==> flow/design.v <==
module InputProcessor (
    input clk,               
    input [2:0] switches,    
    input confirm_key1,       
input confirm_key2,
    input reset_key,       
    output reg [2:0] column, 
    output reg confirm1,       
output reg confirm2,
    output reg reset        
);
    always @(posedge clk) begin
        column <= switches; 
    end
    always @(posedge clk) begin
        confirm1 <= !confirm_key1; 
	confirm2 <= !confirm_key2;
        reset <= !reset_key;      
    end
endmodule
module gameLogic(
    input clk,
    input reset,
    input [2:0] column,
    input player,
    input confirm_move,
    output reg [1:0] win,
    output reg [1:0] winner
);
    reg [83:0] grid;
    reg [83:0] grid_next;
    reg token_placed;
    reg confirm_prev;
    reg [1:0] win_next;
    wire [1:0] token = player ? 2'b01 : 2'b10;
    wire place = confirm_move && !confirm_prev;
    integer i, j;
function automatic [1:0] checkWin(input [83:0] g, input [1:0] playerToken);
    integer col, row, count, i;
begin
    checkWin = 2'b00;
    for (row = 0; row < 6; row = row + 1) begin
        count = 0;
        for (col = 0; col < 7; col = col + 1) begin
            if (g[(col*6+row)*2 +: 2] == playerToken) begin
                count = count + 1;
                if (count == 4) begin
                    checkWin = 2'b01;
                end
            end else count = 0;
        end
    end
    for (col = 0; col < 7; col = col + 1) begin
        count = 0;
        for (row = 0; row < 6; row = row + 1) begin
            if (g[(col*6+row)*2 +: 2] == playerToken) begin
                count = count + 1;
                if (count == 4) begin
                    checkWin = 2'b01;
                end
            end else count = 0;
        end
    end
    for (row = 0; row < 3; row = row + 1) begin
        for (col = 0; col < 4; col = col + 1) begin
            count = 0;
            for (i = 0; i < 4; i = i + 1) begin
                if (g[((col+i)*6+(row+i))*2 +: 2] == playerToken) begin
                    count = count + 1;
                    if (count == 4) begin
                        checkWin = 2'b01;
                    end
                end else count = 0;
            end
        end
    end
    for (row = 3; row < 6; row = row + 1) begin
        for (col = 0; col < 4; col = col + 1) begin
            count = 0;
            for (i = 0; i < 4; i = i + 1) begin
                if (g[((col+i)*6+(row-i))*2 +: 2] == playerToken) begin
                    count = count + 1;
                    if (count == 4) begin
                        checkWin = 2'b01;
                    end
                end else count = 0;
            end
        end
    end
end
endfunction
    always @* begin
        grid_next = grid;
        token_placed = 0;
        for (i = 0; i < 7; i = i + 1) begin
            if (column == i) begin
                for (j = 0; j < 6; j = j + 1) begin
                    if (!token_placed && grid[(i*6+j)*2 +: 2] == 2'b00) begin
                        grid_next[(i*6+j)*2 +: 2] = token;
                        token_placed = 1;
                    end
                end
            end
        end
        win_next = checkWin(grid_next, token);
    end
    always @(posedge clk) begin
        confirm_prev <= confirm_move;
    end
    always @(posedge clk or posedge reset) begin
        if (reset) begin
            grid <= 84'd0;
            win <= 2'b00;
            winner <= 2'b00;
        end else if (place && token_placed) begin
            grid <= grid_next;
            win <= win_next;
            winner <= win_next[0] ? token : 2'b00;
        end
    end
endmodule
module control(
    input clk,                 
    input reset,               
    input [2:0] column_select, 
    input confirm_move1,
    input confirm_move2,       
    output reg [1:0] current_player, 
    output reg game_over,      
	 output [1:0] winner
);
    parameter IDLE_STATE = 3'b000,
              PLAYER1_TURN = 3'b001,
              PLAYER2_TURN = 3'b010,
              CHECK_MOVE = 3'b011,
				  win_state = 3'b100;
    reg [2:0] state; 
wire confirm_move = (current_player==2'b01)?confirm_move1:confirm_move2;
    wire [1:0]win;
    gameLogic game_logic(
        .clk(clk),
        .reset(reset),
        .column(column_select),
        .player(current_player == 2'b01), 
        .confirm_move(confirm_move),
        .win(win),
		  .winner(winner)
    );
    always @(posedge clk or posedge reset) begin
        if (reset) begin
            state <= IDLE_STATE;
            current_player <= 2'b01;  
            game_over <= 0;
        end
        else begin
            case (state)
                IDLE_STATE: begin
                    if (confirm_move) begin
                        state <= CHECK_MOVE;
                    end
                end
                PLAYER1_TURN: begin
                    if (confirm_move) begin
                        state <= CHECK_MOVE;
                    end
                end
                PLAYER2_TURN: begin
                    if (confirm_move) begin
                        state <= CHECK_MOVE;
                    end
                end
                CHECK_MOVE: begin
                    if (win) begin
                        state <= win_state; 
                    end else begin
                        current_player <= (current_player == 2'b01) ? 2'b10 : 2'b01;
                        state <= (current_player == 2'b01) ? PLAYER1_TURN : PLAYER2_TURN;
                    end
                end
					 win_state: begin
					 game_over <= 1; 
					 end
                default: state <= IDLE_STATE;
            endcase
        end
    end
endmodule
module TopLevelModule(
    input clk,                    
    input [2:0] switches,        
    input confirm_key1,   
input confirm_key2,     
    input reset_key,            
    output [1:0] player_led,     
    output [1:0] winner_led           
);
    wire [2:0] column_select;
    wire confirm_move1;
wire confirm_move2;
    wire reset_game;
    wire [1:0] current_player;
    wire game_over;
    InputProcessor input_proc(
        .clk(clk),
        .switches(switches),
        .confirm_key1(confirm_key1),
        .confirm_key2(confirm_key2),
        .reset_key(reset_key),
        .column(column_select),
        .confirm1(confirm_move1),
.confirm2(confirm_move2),
        .reset(reset_game)
    );
    control control_unit(
        .clk(clk),
        .reset(reset_game),
        .column_select(column_select),
        .confirm_move1(confirm_move1),
        .confirm_move2(confirm_move2),
        .current_player(current_player),
        .game_over(game_over), .winner(winner_led)
    );
    assign player_led = current_player;
endmodule
# --- Tool chain data of TopLevelModule ---
# What the tools print for TopLevelModule, step after step.
# Line numbers count from 1 in the design file above.
# Library cell names are shortened.
setup:
  top: "TopLevelModule"
  clock_port: "clk"
  library: "sky130hd"
  lib_corner: "tt_025C_1v80"

# --- Word level ---
# Source: Yosys, flattened and elaborated, memories not mapped. Widths are those after wreduce. Registers that Yosys merges into a memory's read port (data or address) are not register bits. Print and check cells do not count.
bits:
  out_inout_bits: 4
  inputBits: 7
  regBits: 100
op_classes:
  logic: 2
  n_eq: 187
  addsub: 133
  n_mux: 595
  n_reduce_logical: 136
op_table:
  columns: ["op", "count"]
  rows:
  - ["32-bit by 2-bit adder with 32-bit output (second input constant)", 133]
  - ["32-bit by 4-bit equality test with 1-bit output (second input constant)", 133]
  - ["32-bit 2-to-1 mux", 106]
  - ["2-bit 2-to-1 mux", 372]
  - ["1-bit 2-to-1 mux", 114]
  - ["2-bit equality test", 42]
  - ["2-bit zero test", 42]
  - ["1-bit zero test", 45]
  - ["1-bit logical AND", 43]
  - ["3-bit by 2-bit equality test with 1-bit output (second input constant)", 4]
  - ["3-bit equality test (second input constant)", 4]
  - ["3-bit parallel mux with 3-bit select", 1]
  - ["3-bit by 1-bit equality test with 1-bit output (second input constant)", 2]
  - ["3-bit zero test", 2]
  - ["3-bit 2-to-1 mux", 2]
  - ["2-bit AND reduction", 2]
  - ["3-bit OR reduction", 1]
  - ["1-bit NOT", 2]
  - ["2-bit by 1-bit equality test with 1-bit output (second input constant)", 1]
  - ["2-bit by 1-bit inequality test with 1-bit output (second input constant)", 1]
  - ["2-bit nonzero test", 1]

# --- Logic depth ---
# Longest topological path by Yosys (ltp), each cell counted once; first at word level (registers and memories cut), then after technology mapping (sequential cells cut; the memories' decode and read muxes count).
depth:
  ltp_word: 424
  abc_area: 0
  depth_mapped: 21
  mapped_depth_nobuf: 17

# --- Synthesis result ---
# Source: synth_stat.txt of the flow (Yosys; design flattened, memories mapped). It holds for the ABC_AREA given above (unset counts as 0); a run with the other value may have another netlist.
# Totals and module areas in this step are rounded.
synth_totals:
  cells: 881
  flip_flops: 100
  yosys_area_um2: 7707
  buf_cells: 31
types:
  columns: ["type", "count", "type_area_um2"]
  rows:
  - ["dfrtp_1", 91, 2.28E+03]
  - ["ha_1", 40, 500.48]
  - ["nor2_1", 122, 457.939]
  - ["a21o_1", 37, 277.766]
  - ["o31ai_1", 37, 277.766]
  - ["mux2i_1", 22, 220.211]
  - ["inv_1", 56, 210.202]
  - ["and2_1", 31, 193.936]
  - ["a31o_2", 20, 175.168]
  - ["o41ai_1", 18, 157.651]
  - ["nor3_1", 30, 150.144]
  - ["nand2_1", 38, 142.637]
  - ["dfxtp_1", 7, 140.134]
  - ["and3_1", 21, 131.376]
  - ["o22ai_1", 17, 106.352]
  - ["a21oi_1", 19, 95.091]
  - ["o21ai_0", 18, 90.086]
  - ["nor2b_1", 13, 81.328]
# Not listed: further types 72, cells in them 244.
# By module: a second synthesis without flattening, with its own total; a netlist apart from the flattened one above.
hier_totals:
  cells_unflattened: 964
  area_unflattened_um2: 8021
# Each row is one instance without its submodules.
by_module:
  columns: ["mod", "mod_seq_area_um2", "cells", "instances", "mod_area_um2"]
  rows:
  - ["gameLogic", 2197, 929, 1, 7572]
  - ["control", 202.7, 26, 1, 317.8]
  - ["InputProcessor", 120.1, 9, 1, 131.4]
  - ["TopLevelModule", 0.0, 0, 1, 0.0]

# --- Path before layout ---
# Source: OpenSTA report_checks on the synthesized netlist (no wires, ideal clock, input and output delay 20% of the period each), path of least setup slack; recovery checks are left aside. Register names are those of the netlist, which keeps one name where synthesis merged equal registers.
synth_path:
  path_type: "register to register"
  from: "register control_unit.current_player[0]"
  to: "register control_unit.game_logic.win[0]"
  t_required_ns: 9.865
  period_ns: 10.0
  delay_ns: 4.673
  slack_ns: 5.327
  launch_ns: 0.000
  path_stages: 21
  arrival_ns: 4.538
  path_buffers: 3
  period_less_setup_slack_ns: 4.673
# "delay_ns" is the arrival time less input delay plus setup time.
# "path_stages": output pins that drive a net of the path, with the launching flip-flop's if there is one; two outputs of one cell count as two.
# "period_less_setup_slack_ns" is the clock period less the worst setup slack; recovery checks do not enter. This is arithmetic on one report: input and output delays are still those of the set period (20% each).
# The rows between start and end are the longest chain of elaborated cells between them; the timing report does not say that the signal goes this way. Where chains are equally long, one stands for them.
# A line is the first line of the expression or statement that the cell stems from. Yosys adds cells for indexed reads and writes and turns some case tables into memories.
synth_between:
  cell_sequence: "dfstp_2 > clkbuf_1 > nand2b_1 > buf_2 > buf_1 > a221o_1 > nor2_1 > ha_1 > and2_1 > ha_1 > and2_1 > ha_1 > and2_1 > ha_1 > o2111ai_1 > nor2_1 > o211ai_1 > o2111ai_1 > or4_1 > nor4_4 > a21oi_1"
  elab_chain_len: 294
synth_rtl:
  columns: ["item", "line", "rtl"]
  rows:
  - ["start: declaration", 128, "output reg [1:0] current_player,"]
  - ["start: assignment", 152, "current_player <= 2'b01;"]
  - ["start: assignment", 176, "current_player <= (current_player == 2'b01) ? 2'b10 : 2'b01;"]
  - ["2-bit by 1-bit equality test with 1-bit output", 144, ".player(current_player == 2'b01),"]
  - ["2-bit 2-to-1 mux", 35, "wire [1:0] token = player ? 2'b01 : 2'b10;"]
  - ["2-bit 2-to-1 mux", 98, "if (!token_placed && grid[(i*6+j)*2 +: 2] == 2'b00) begin"]
  - ["2-bit 2-to-1 mux", 96, "if (column == i) begin"]
  - ["2-bit equality test", 45, "if (g[(col*6+row)*2 +: 2] == playerToken) begin"]
  - ["1-bit 2-to-1 mux", 45, null]
  - ["32-bit by 2-bit adder with 32-bit output", 46, "count = count + 1;"]
  - ["(+280 left out)", null, null]
  - ["2-bit 2-to-1 mux", 81, "if (g[((col+i)*6+(row-i))*2 +: 2] == playerToken) begin"]
  - ["2-bit 2-to-1 mux", 83, "if (count == 4) begin"]
  - ["2-bit 2-to-1 mux", 81, null]
  - ["2-bit 2-to-1 mux", 83, null]
  - ["2-bit 2-to-1 mux", 81, null]
  - ["2-bit 2-to-1 mux", 83, null]
  - ["2-bit 2-to-1 mux", 81, null]
  - ["end: assignment", 113, "win <= 2'b00;"]
  - ["end: assignment", 117, "win <= win_next;"]
  - ["end: declaration", 27, "output reg [1:0] win,"]

# --- Worst path after layout ---
# Path of least setup slack in the final report of run 1 (OpenROAD, finished layout, wires in). Where an end is a register, its clock arrival counts in the times.
layout_path:
  path_type: "register to register"
  from: "register control_unit.current_player[0]"
  to: "register control_unit.game_logic.winner[0]"
  path_stages: 19
  slack_ns: 4.12
  path_buffers: 1
  launch_ns: 0.38
  t_required_ns: 10.22
  arrival_ns: 6.10
  period_ns: 10.0
# The rows between start and end are the longest chain of elaborated cells between them; the timing report does not say that the signal goes this way. Where chains are equally long, one stands for them.
layout_between:
  cell_sequence: "dfstp_2 > nor2b_4 > buf_4 > nor2_1 > a221o_1 > nor2_1 > ha_1 > and3_1 > ha_1 > and2_1 > ha_1 > and2_1 > ha_1 > a32oi_1 > and4_1 > nand4_1 > or4_1 > nor4_4 > a21oi_1"
  elab_chain_len: 295
layout_rtl:
  columns: ["item", "line", "rtl"]
  rows:
  - ["start: declaration", 128, "output reg [1:0] current_player,"]
  - ["start: assignment", 152, "current_player <= 2'b01;"]
  - ["start: assignment", 176, "current_player <= (current_player == 2'b01) ? 2'b10 : 2'b01;"]
  - ["2-bit by 1-bit equality test with 1-bit output", 144, ".player(current_player == 2'b01),"]
  - ["2-bit 2-to-1 mux", 35, "wire [1:0] token = player ? 2'b01 : 2'b10;"]
  - ["2-bit 2-to-1 mux", 98, "if (!token_placed && grid[(i*6+j)*2 +: 2] == 2'b00) begin"]
  - ["2-bit 2-to-1 mux", 96, "if (column == i) begin"]
  - ["2-bit equality test", 45, "if (g[(col*6+row)*2 +: 2] == playerToken) begin"]
  - ["1-bit 2-to-1 mux", 45, null]
  - ["32-bit by 2-bit adder with 32-bit output", 46, "count = count + 1;"]
  - ["(+281 left out)", null, null]
  - ["2-bit 2-to-1 mux", 83, "if (count == 4) begin"]
  - ["2-bit 2-to-1 mux", 81, "if (g[((col+i)*6+(row-i))*2 +: 2] == playerToken) begin"]
  - ["2-bit 2-to-1 mux", 83, null]
  - ["2-bit 2-to-1 mux", 81, null]
  - ["2-bit 2-to-1 mux", 83, null]
  - ["2-bit 2-to-1 mux", 81, null]
  - ["2-bit 2-to-1 mux", 118, "winner <= win_next[0] ? token : 2'b00;"]
  - ["end: assignment", 114, "winner <= 2'b00;"]
  - ["end: assignment", 118, null]
  - ["end: declaration", 28, "output reg [1:0] winner"]

Subject: TopLevelModule on sky130hd, stored results

Hello all,

Stored flow runs of TopLevelModule (2 of them; Yosys, OpenROAD, sky130hd). They differ in their settings and are not a sequence. Constraints: input delay and output delay 20% of the set period each, output load 0.01 pF.
"final_power_uw" is the tool's figure for a default switching activity; nothing was simulated.
The results are shown rounded.

--- run 1 ---
==> flow/run.sh <==
#!/bin/bash
# the make line also repeats the synthesis and layout settings of config.mk as NAME=value (left out here)
make -C /OpenROAD-flow-scripts/flow DESIGN_CONFIG=/design/flow/config.mk WORK_HOME=/design/flow/orfs CLKGATE_MAP_FILE= finish
==> flow/config.mk <==
export PLATFORM = sky130hd
export DESIGN_NAME = TopLevelModule
export DESIGN_NICKNAME = TopLevelModule
export VERILOG_FILES = /design/flow/design.v
export SDC_FILE = /design/flow/constraint.sdc
export NUM_CORES = 4
export LEC_CHECK = 0
export CAP_MARGIN = 20
export CELL_PAD_IN_SITES_DETAIL_PLACEMENT = 2
export CORE_MARGIN = 2
export CORE_UTILIZATION = 40
export SLEW_MARGIN = 20
export TNS_END_PERCENT = 80
==> flow/constraint.sdc <==
create_clock -name core_clock -period 10.0 [get_ports {clk}]
set_input_delay 2.0000 -clock core_clock [delete_from_list [all_inputs] [get_ports {clk}]]
set_output_delay 2.0000 -clock core_clock [all_outputs]
set_load 0.01 [all_outputs]

==> results, as YAML <==
results:
  synthArea_um2: 7707
  design.die.area_um2: 20390
  cell_area_final_um2: 8368
  post_route_util_frac: 0.444
  ws_setup_ns: 4.119
  total_negative_slack_ns: 0.000
  final_power_uw: 2253

--- run 2 ---
==> flow/run.sh <==
#!/bin/bash
# the make line also repeats the synthesis and layout settings of config.mk as NAME=value (left out here)
make -C /OpenROAD-flow-scripts/flow DESIGN_CONFIG=/design/flow/config.mk WORK_HOME=/design/flow/orfs CLKGATE_MAP_FILE= finish
==> flow/config.mk <==
export PLATFORM = sky130hd
export DESIGN_NAME = TopLevelModule
export DESIGN_NICKNAME = TopLevelModule
export VERILOG_FILES = /design/flow/design.v
export SDC_FILE = /design/flow/constraint.sdc
export NUM_CORES = 4
export LEC_CHECK = 0
export CAP_MARGIN = 20
export CELL_PAD_IN_SITES_GLOBAL_PLACEMENT = 1
export CORE_MARGIN = 2
export CORE_UTILIZATION = 29
export GPL_TIMING_DRIVEN = 1
export MIN_ROUTING_LAYER = met2
export PLACE_DENSITY = 0.46
export SETUP_SLACK_MARGIN = 2.61
export SLEW_MARGIN = 10
==> flow/constraint.sdc <==
create_clock -name core_clock -period 9.6 [get_ports {clk}]
set_input_delay 1.9200 -clock core_clock [delete_from_list [all_inputs] [get_ports {clk}]]
set_output_delay 1.9200 -clock core_clock [all_outputs]
set_load 0.01 [all_outputs]

==> results, as YAML <==
results:
  synthArea_um2: 7707
  design.die.area_um2: 27900
  cell_area_final_um2: 8524
  post_route_util_frac: 0.327
  ws_setup_ns: 3.739
  total_negative_slack_ns: 0.000
  final_power_uw: 2404

Thanks
